==> flow/design.v <==
module mp2 #(
    parameter CLK_FREQ = 12000000,
    parameter INTERVAL = CLK_FREQ / 360
)(
    input logic clk,
    input logic rst,
    output logic RGB_R,
    output logic RGB_G,
    output logic RGB_B
);
    logic [31:0] counter;
    logic [8:0] hue;
    logic [7:0] pwm_r, pwm_g, pwm_b;
    logic [7:0] pwm_counter;
    always_ff @(posedge clk) begin
        if (rst) begin
            counter <= 0;
            hue <= 0;
        end
        else if (counter >= INTERVAL)
        begin
            counter <= 0;
            hue <= (hue >= 359) ? 0 : hue + 1;
        end
        else
        begin
            counter <= counter + 1;
        end
    end
    always_comb begin
        pwm_r = (hue < 60) ? 255 :
                (hue < 120) ? (255 * (120 - hue) / 60) :
                (hue < 180) ? 0 :
                (hue < 240) ? 0 :
                (hue < 300) ? (255 * (hue - 240) / 60) :
                255;
        pwm_g = (hue < 60) ? (255 * (hue - 0) / 60) :
                (hue < 180) ? 255 :
                (hue < 240) ? (255 * (240 - hue) / 60) :
                0;
        pwm_b = (hue < 120) ? 0 :
                (hue < 180) ? (255 * (hue - 120) / 60) :
                (hue < 300) ? 255 :
                (hue < 360) ? (255 * (360 - hue) / 60) :
                0;
    end
    always_ff @(posedge clk) begin
        if (rst) pwm_counter <= 0;
        else pwm_counter <= pwm_counter + 1;
    end
    assign {RGB_R, RGB_G, RGB_B} = {pwm_counter < pwm_r, pwm_counter < pwm_g, pwm_counter < pwm_b};
endmodule
* From RTL to reports: mp2 *
What the tools print for mp2, step after step.
Lines are those of the file above, counted from 1.
Operators: Yosys type, input widths -> output width; for muxes data width and select width s.
Cell names lack the library's common part.
A cell with - has no value.

set-up
  top module = mp2
  clock = clk
  cell library = sky130hd
  corner = tt_025C_1v80

* Word-level counts *
Counts by Yosys on the flattened word-level netlist (proc, flatten, opt, wreduce; memories kept). Register bits leave out memories and registers merged into their read ports (data or address); mux counts leave out enables and synchronous resets folded into registers. Print and check cells are left out. Cells with the same type and inputs are merged into one.

storage and ports
  register bits after elaboration = 49
  cells after elaboration = 48

operators by class
  add/sub/neg operators = 8
  $mul = 6
  div/mod/pow operators = 6
  order comparisons = 11
  multiplexer cells = 13
  reductions and logical operators = 1

operators by type and width
  operator               count
  $div 32x6->32 const B  6
  $mul 9x10->19 const A  5
  $mul 8x9->17 const A   1
  $mux 8                 12
  $add 32x1->32 const B  1
  $ge 32x16->1 const B   1
  $lt 8x8->1             3
  $lt 9x8->1 const B     2
  $lt 9x9->1 const B     2
  $sub 7x9->10 const A   1
  $sub 8x9->10 const A   1
  $sub 9x7->10 const B   1
  $sub 9x8->10 const B   1
  $sub 9x9->10 const A   1
  $add 9x1->9 const B    1
  $lt 9x6->1 const B     1
  $lt 9x7->1 const B     1
  $ge 9x9->1 const B     1
  $mux 9                 1
  $add 8x1->8 const B    1
  $reduce_or 2->1        1

* Logic depth *
Longest topological path by Yosys (ltp), each cell counted once; first at word level (registers and memories cut), then after technology mapping (sequential cells cut; the memories' decode and read muxes count).

depth
  word-level depth = 9
  ABC_AREA = 0
  mapped depth = 52
  mapped depth without buffers = 48

* Netlist *
Yosys stat after the flow's synthesis: flattened, memories mapped to cells. It holds for the ABC_AREA given above (unset counts as 0); a run with the other value may have another netlist.

cell types
  cell      count  total area (um2)
  fa_1      227    4.54E+03
  ha_1      243    3.04E+03
  inv_1     422    1.58E+03
  dfxtp_1   49     980.941
  xnor2_1   110    963.424
  a21oi_1   145    725.696
  nor2_1    134    502.982
  o21ai_0   95     475.456
  nand2_1   126    472.954
  xor2_1    51     446.678
  a21o_1    38     285.274
  a211oi_1  34     255.245
  nand3_1   51     255.245
  o211ai_1  29     217.709
  o21a_1    24     180.173
  nor3_1    33     165.158
  clkbuf_1  36     135.13
  mux2i_1   13     130.125

Not listed: further types 84, cells in them 347.

mapped netlist
  standard cells after synthesis = 2207
  mapped area = 18081.1 um2
  mapped flip-flops = 49

* Path before layout *
Source: OpenSTA report_checks on the synthesized netlist (no wires, ideal clock, input and output delay 20% of the period each), path of least setup slack; recovery checks are left aside. Register names are those of the netlist, which keeps one name where synthesis merged equal registers.

timing post-synthesis
  kind = register to output
  start point = register hue[2]
  end point = output RGB_G
  period = 30.0 ns
  external output delay = 6.000 ns
  data arrival time = 13.172 ns
  setup slack = 10.828 ns
  path delay = 13.172 ns
  driving pins on the path = 49
  path buffers = 3
  synthesis period reached = 19.172 ns

"path delay" = arrival - input delay + setup time.
A path that ends at an output port has no setup time.
"driving pins on the path": output pins that drive a net of the path, with the launching flip-flop's if there is one; two outputs of one cell count as two.
"synthesis period reached" = period - worst setup slack (recovery checks aside). The figure is calculated, with input and output delays left at 20% of the set period.
The rows between start and end are the longest chain of elaborated cells between them; the timing report does not say that the signal goes this way. Where chains are equally long, one stands for them.
Each line given opens the expression or statement behind the cell; cells for indexed reads and writes are added by Yosys, which also makes memories of some case tables.

between the ends, post-synthesis
  path through = dfxtp_1 -> buf_2 -> inv_1 -> ha_1 -> nor2b_1 -> a21oi_1 -> nor2_1 -> a211oi_1 -> inv_1 -> fa_1 -> inv_1 -> fa_1 -> fa_1 -> fa_1 -> ha_1 -> a211oi_1 -> o211ai_1 -> and3_1 -> [... 13 more ...] -> a311o_1 -> a211oi_2 -> mux2i_1 -> xor2_1 -> buf_2 -> or4_1 -> and3_1 -> o2111ai_2 -> a21oi_2 -> o22ai_2 -> inv_1 -> a21oi_1 -> ha_1 -> a211oi_1 -> nand2_1 -> a221oi_1 -> nand2_1 -> o21ai_1
  length of the longest elaborated chain = 7

ends and longest elaborated chain, post-synthesis
  element          RTL line  source
  start, declared  12        logic [8:0] hue;
  start, assigned  18        hue <= 0;
  start, assigned  23        hue <= (hue >= 359) ? 0 : hue + 1;
  $sub 8x9->10     39        (hue < 240) ? (255 * (240 - hue) / 60) :
  $mul 9x10->19    39
  $div 32x6->32    39
  $mux 8           39
  $mux 8           38        (hue < 180) ? 255 :
  $mux 8           37        pwm_g = (hue < 60) ? (255 * (hue - 0) / 60) :
  $lt 8x8->1       51        assign {RGB_R, RGB_G, RGB_B} = {pwm_counter < pwm_r, pwm_counter < pwm_g, pwm_counter < pwm_b};
  end, declared    8         output logic RGB_G,

* Path in the finished layout *
Path of least setup slack in the final report of entry B (OpenROAD, finished layout, wires in). Where an end is a register, its clock arrival counts in the times.

timing post-layout
  kind = register to output
  start point = register hue[7]
  end point = output RGB_G
  period = 30.0 ns
  external output delay = 6.00 ns
  data arrival time = 17.48 ns
  setup slack = 6.52 ns
  driving pins on the path = 50
  path buffers = 3

The rows between start and end are the longest chain of elaborated cells between them; the timing report does not say that the signal goes this way. Where chains are equally long, one stands for them.

between the ends, post-layout
  path through = dfxtp_1 -> clkinv_1 -> ha_1 -> nor2b_1 -> a311oi_1 -> xnor2_2 -> inv_1 -> fa_1 -> inv_1 -> fa_1 -> fa_1 -> inv_1 -> fa_1 -> inv_1 -> ha_1 -> nand3_1 -> a211oi_1 -> o21ai_0 -> [... 14 more ...] -> a311o_1 -> a211oi_2 -> mux2i_1 -> xor2_1 -> a21oi_1 -> mux2i_1 -> nand3_1 -> a21oi_2 -> o22ai_2 -> inv_1 -> a21oi_1 -> ha_1 -> a211oi_1 -> nand2_1 -> a221oi_1 -> o21ai_0 -> o21ai_1 -> clkdlybuf4s50_1
  length of the longest elaborated chain = 7

ends and longest elaborated chain, post-layout
  element          RTL line  source
  start, declared  12        logic [8:0] hue;
  start, assigned  18        hue <= 0;
  start, assigned  23        hue <= (hue >= 359) ? 0 : hue + 1;
  $sub 8x9->10     39        (hue < 240) ? (255 * (240 - hue) / 60) :
  $mul 9x10->19    39
  $div 32x6->32    39
  $mux 8           39
  $mux 8           38        (hue < 180) ? 255 :
  $mux 8           37        pwm_g = (hue < 60) ? (255 * (hue - 0) / 60) :
  $lt 8x8->1       51        assign {RGB_R, RGB_G, RGB_B} = {pwm_counter < pwm_r, pwm_counter < pwm_g, pwm_counter < pwm_b};
  end, declared    8         output logic RGB_G,

Data sheet: physical implementation of mp2

Design mp2 on sky130hd. What follows are 5 stored runs of the flow, each under its own settings; their order means nothing. The constraints put input and output delay at 20% of the set period each and load the outputs with 0.01 pF.
By "period reached" is meant the clock period of the run minus its worst setup slack. This is arithmetic on one report: input and output delays are still those of the set period (20% each).
"critical setup path time" = time allowed to the worst setup path (clock period - input delay - output delay, where it has them) - its slack; a late launch clock adds to it, a late capture clock takes from it.
By "total power after layout" is meant OpenSTA's value without simulated activity: inputs other than the clock are taken to toggle once in ten clock periods, and the tool carries that through the logic.
A setting shown as . is not set for that run.
Results: . = not shown.

item                                   entry A  entry B             entry C  entry D             entry E
ABC_AREA                               0        .                   1        .                   .
CAP_MARGIN                             30       15                  40       15                  15
CELL_PAD_IN_SITES_DETAIL_PLACEMENT     1        2                   .        0                   2
CELL_PAD_IN_SITES_GLOBAL_PLACEMENT     3        .                   3        1                   2
CORE_MARGIN                            4        2                   2        6                   3
CORE_UTILIZATION                       47       40                  68       40                  53
CTS_CLUSTER_DIAMETER                   130      .                   317      72                  .
GPL_TIMING_DRIVEN                      1        0                   .        1                   0
PLACE_DENSITY_LB_ADDON                 0.11     0.09                0.02     .                   .
SETUP_SLACK_MARGIN                     3.88     .                   0.32     .                   3.27
SLEW_MARGIN                            5        20                  5        20                  40
TNS_END_PERCENT                        40       .                   45       40                  5
period_ns                              16.5     30.0                30.0     30.0                14.4
GPL_ROUTABILITY_DRIVEN                 .        0                   .        1                   0
MIN_ROUTING_LAYER                      .        met2                .        met2                met2
CTS_CLUSTER_SIZE                       .        .                   14       .                   35
HOLD_SLACK_MARGIN                      .        .                   0.14     0.13                0.11
MAX_ROUTING_LAYER                      .        .                   .        met4                met4
PLACE_DENSITY                          .        .                   .        0.57                0.65
CORE_ASPECT_RATIO                      .        .                   .        .                   1.72
post-synthesis cell area (um2)         .        18081.1             .        18081.1             .
die area (um2)                         .        46919.9             .        50449.7             .
std-cell area (final layout) (um2)     .        19125.8             .        19078.3             .
setup slack of the critical path (ns)  .        6.523               .        7.829               .
total power after layout (mW)          .        1.309               .        1.242               .
period reached (ns)                    .        23.477              .        22.171              .
critical setup path time (ns)          .        17.48               .        16.17               .
worst setup path kind                  .        register to output  .        register to output  .

Entry A: incomplete, placement halted on FLW-0024
Entry C: incomplete, placement halted on FLW-0024
Entry E: incomplete, placement halted on DPL-0033
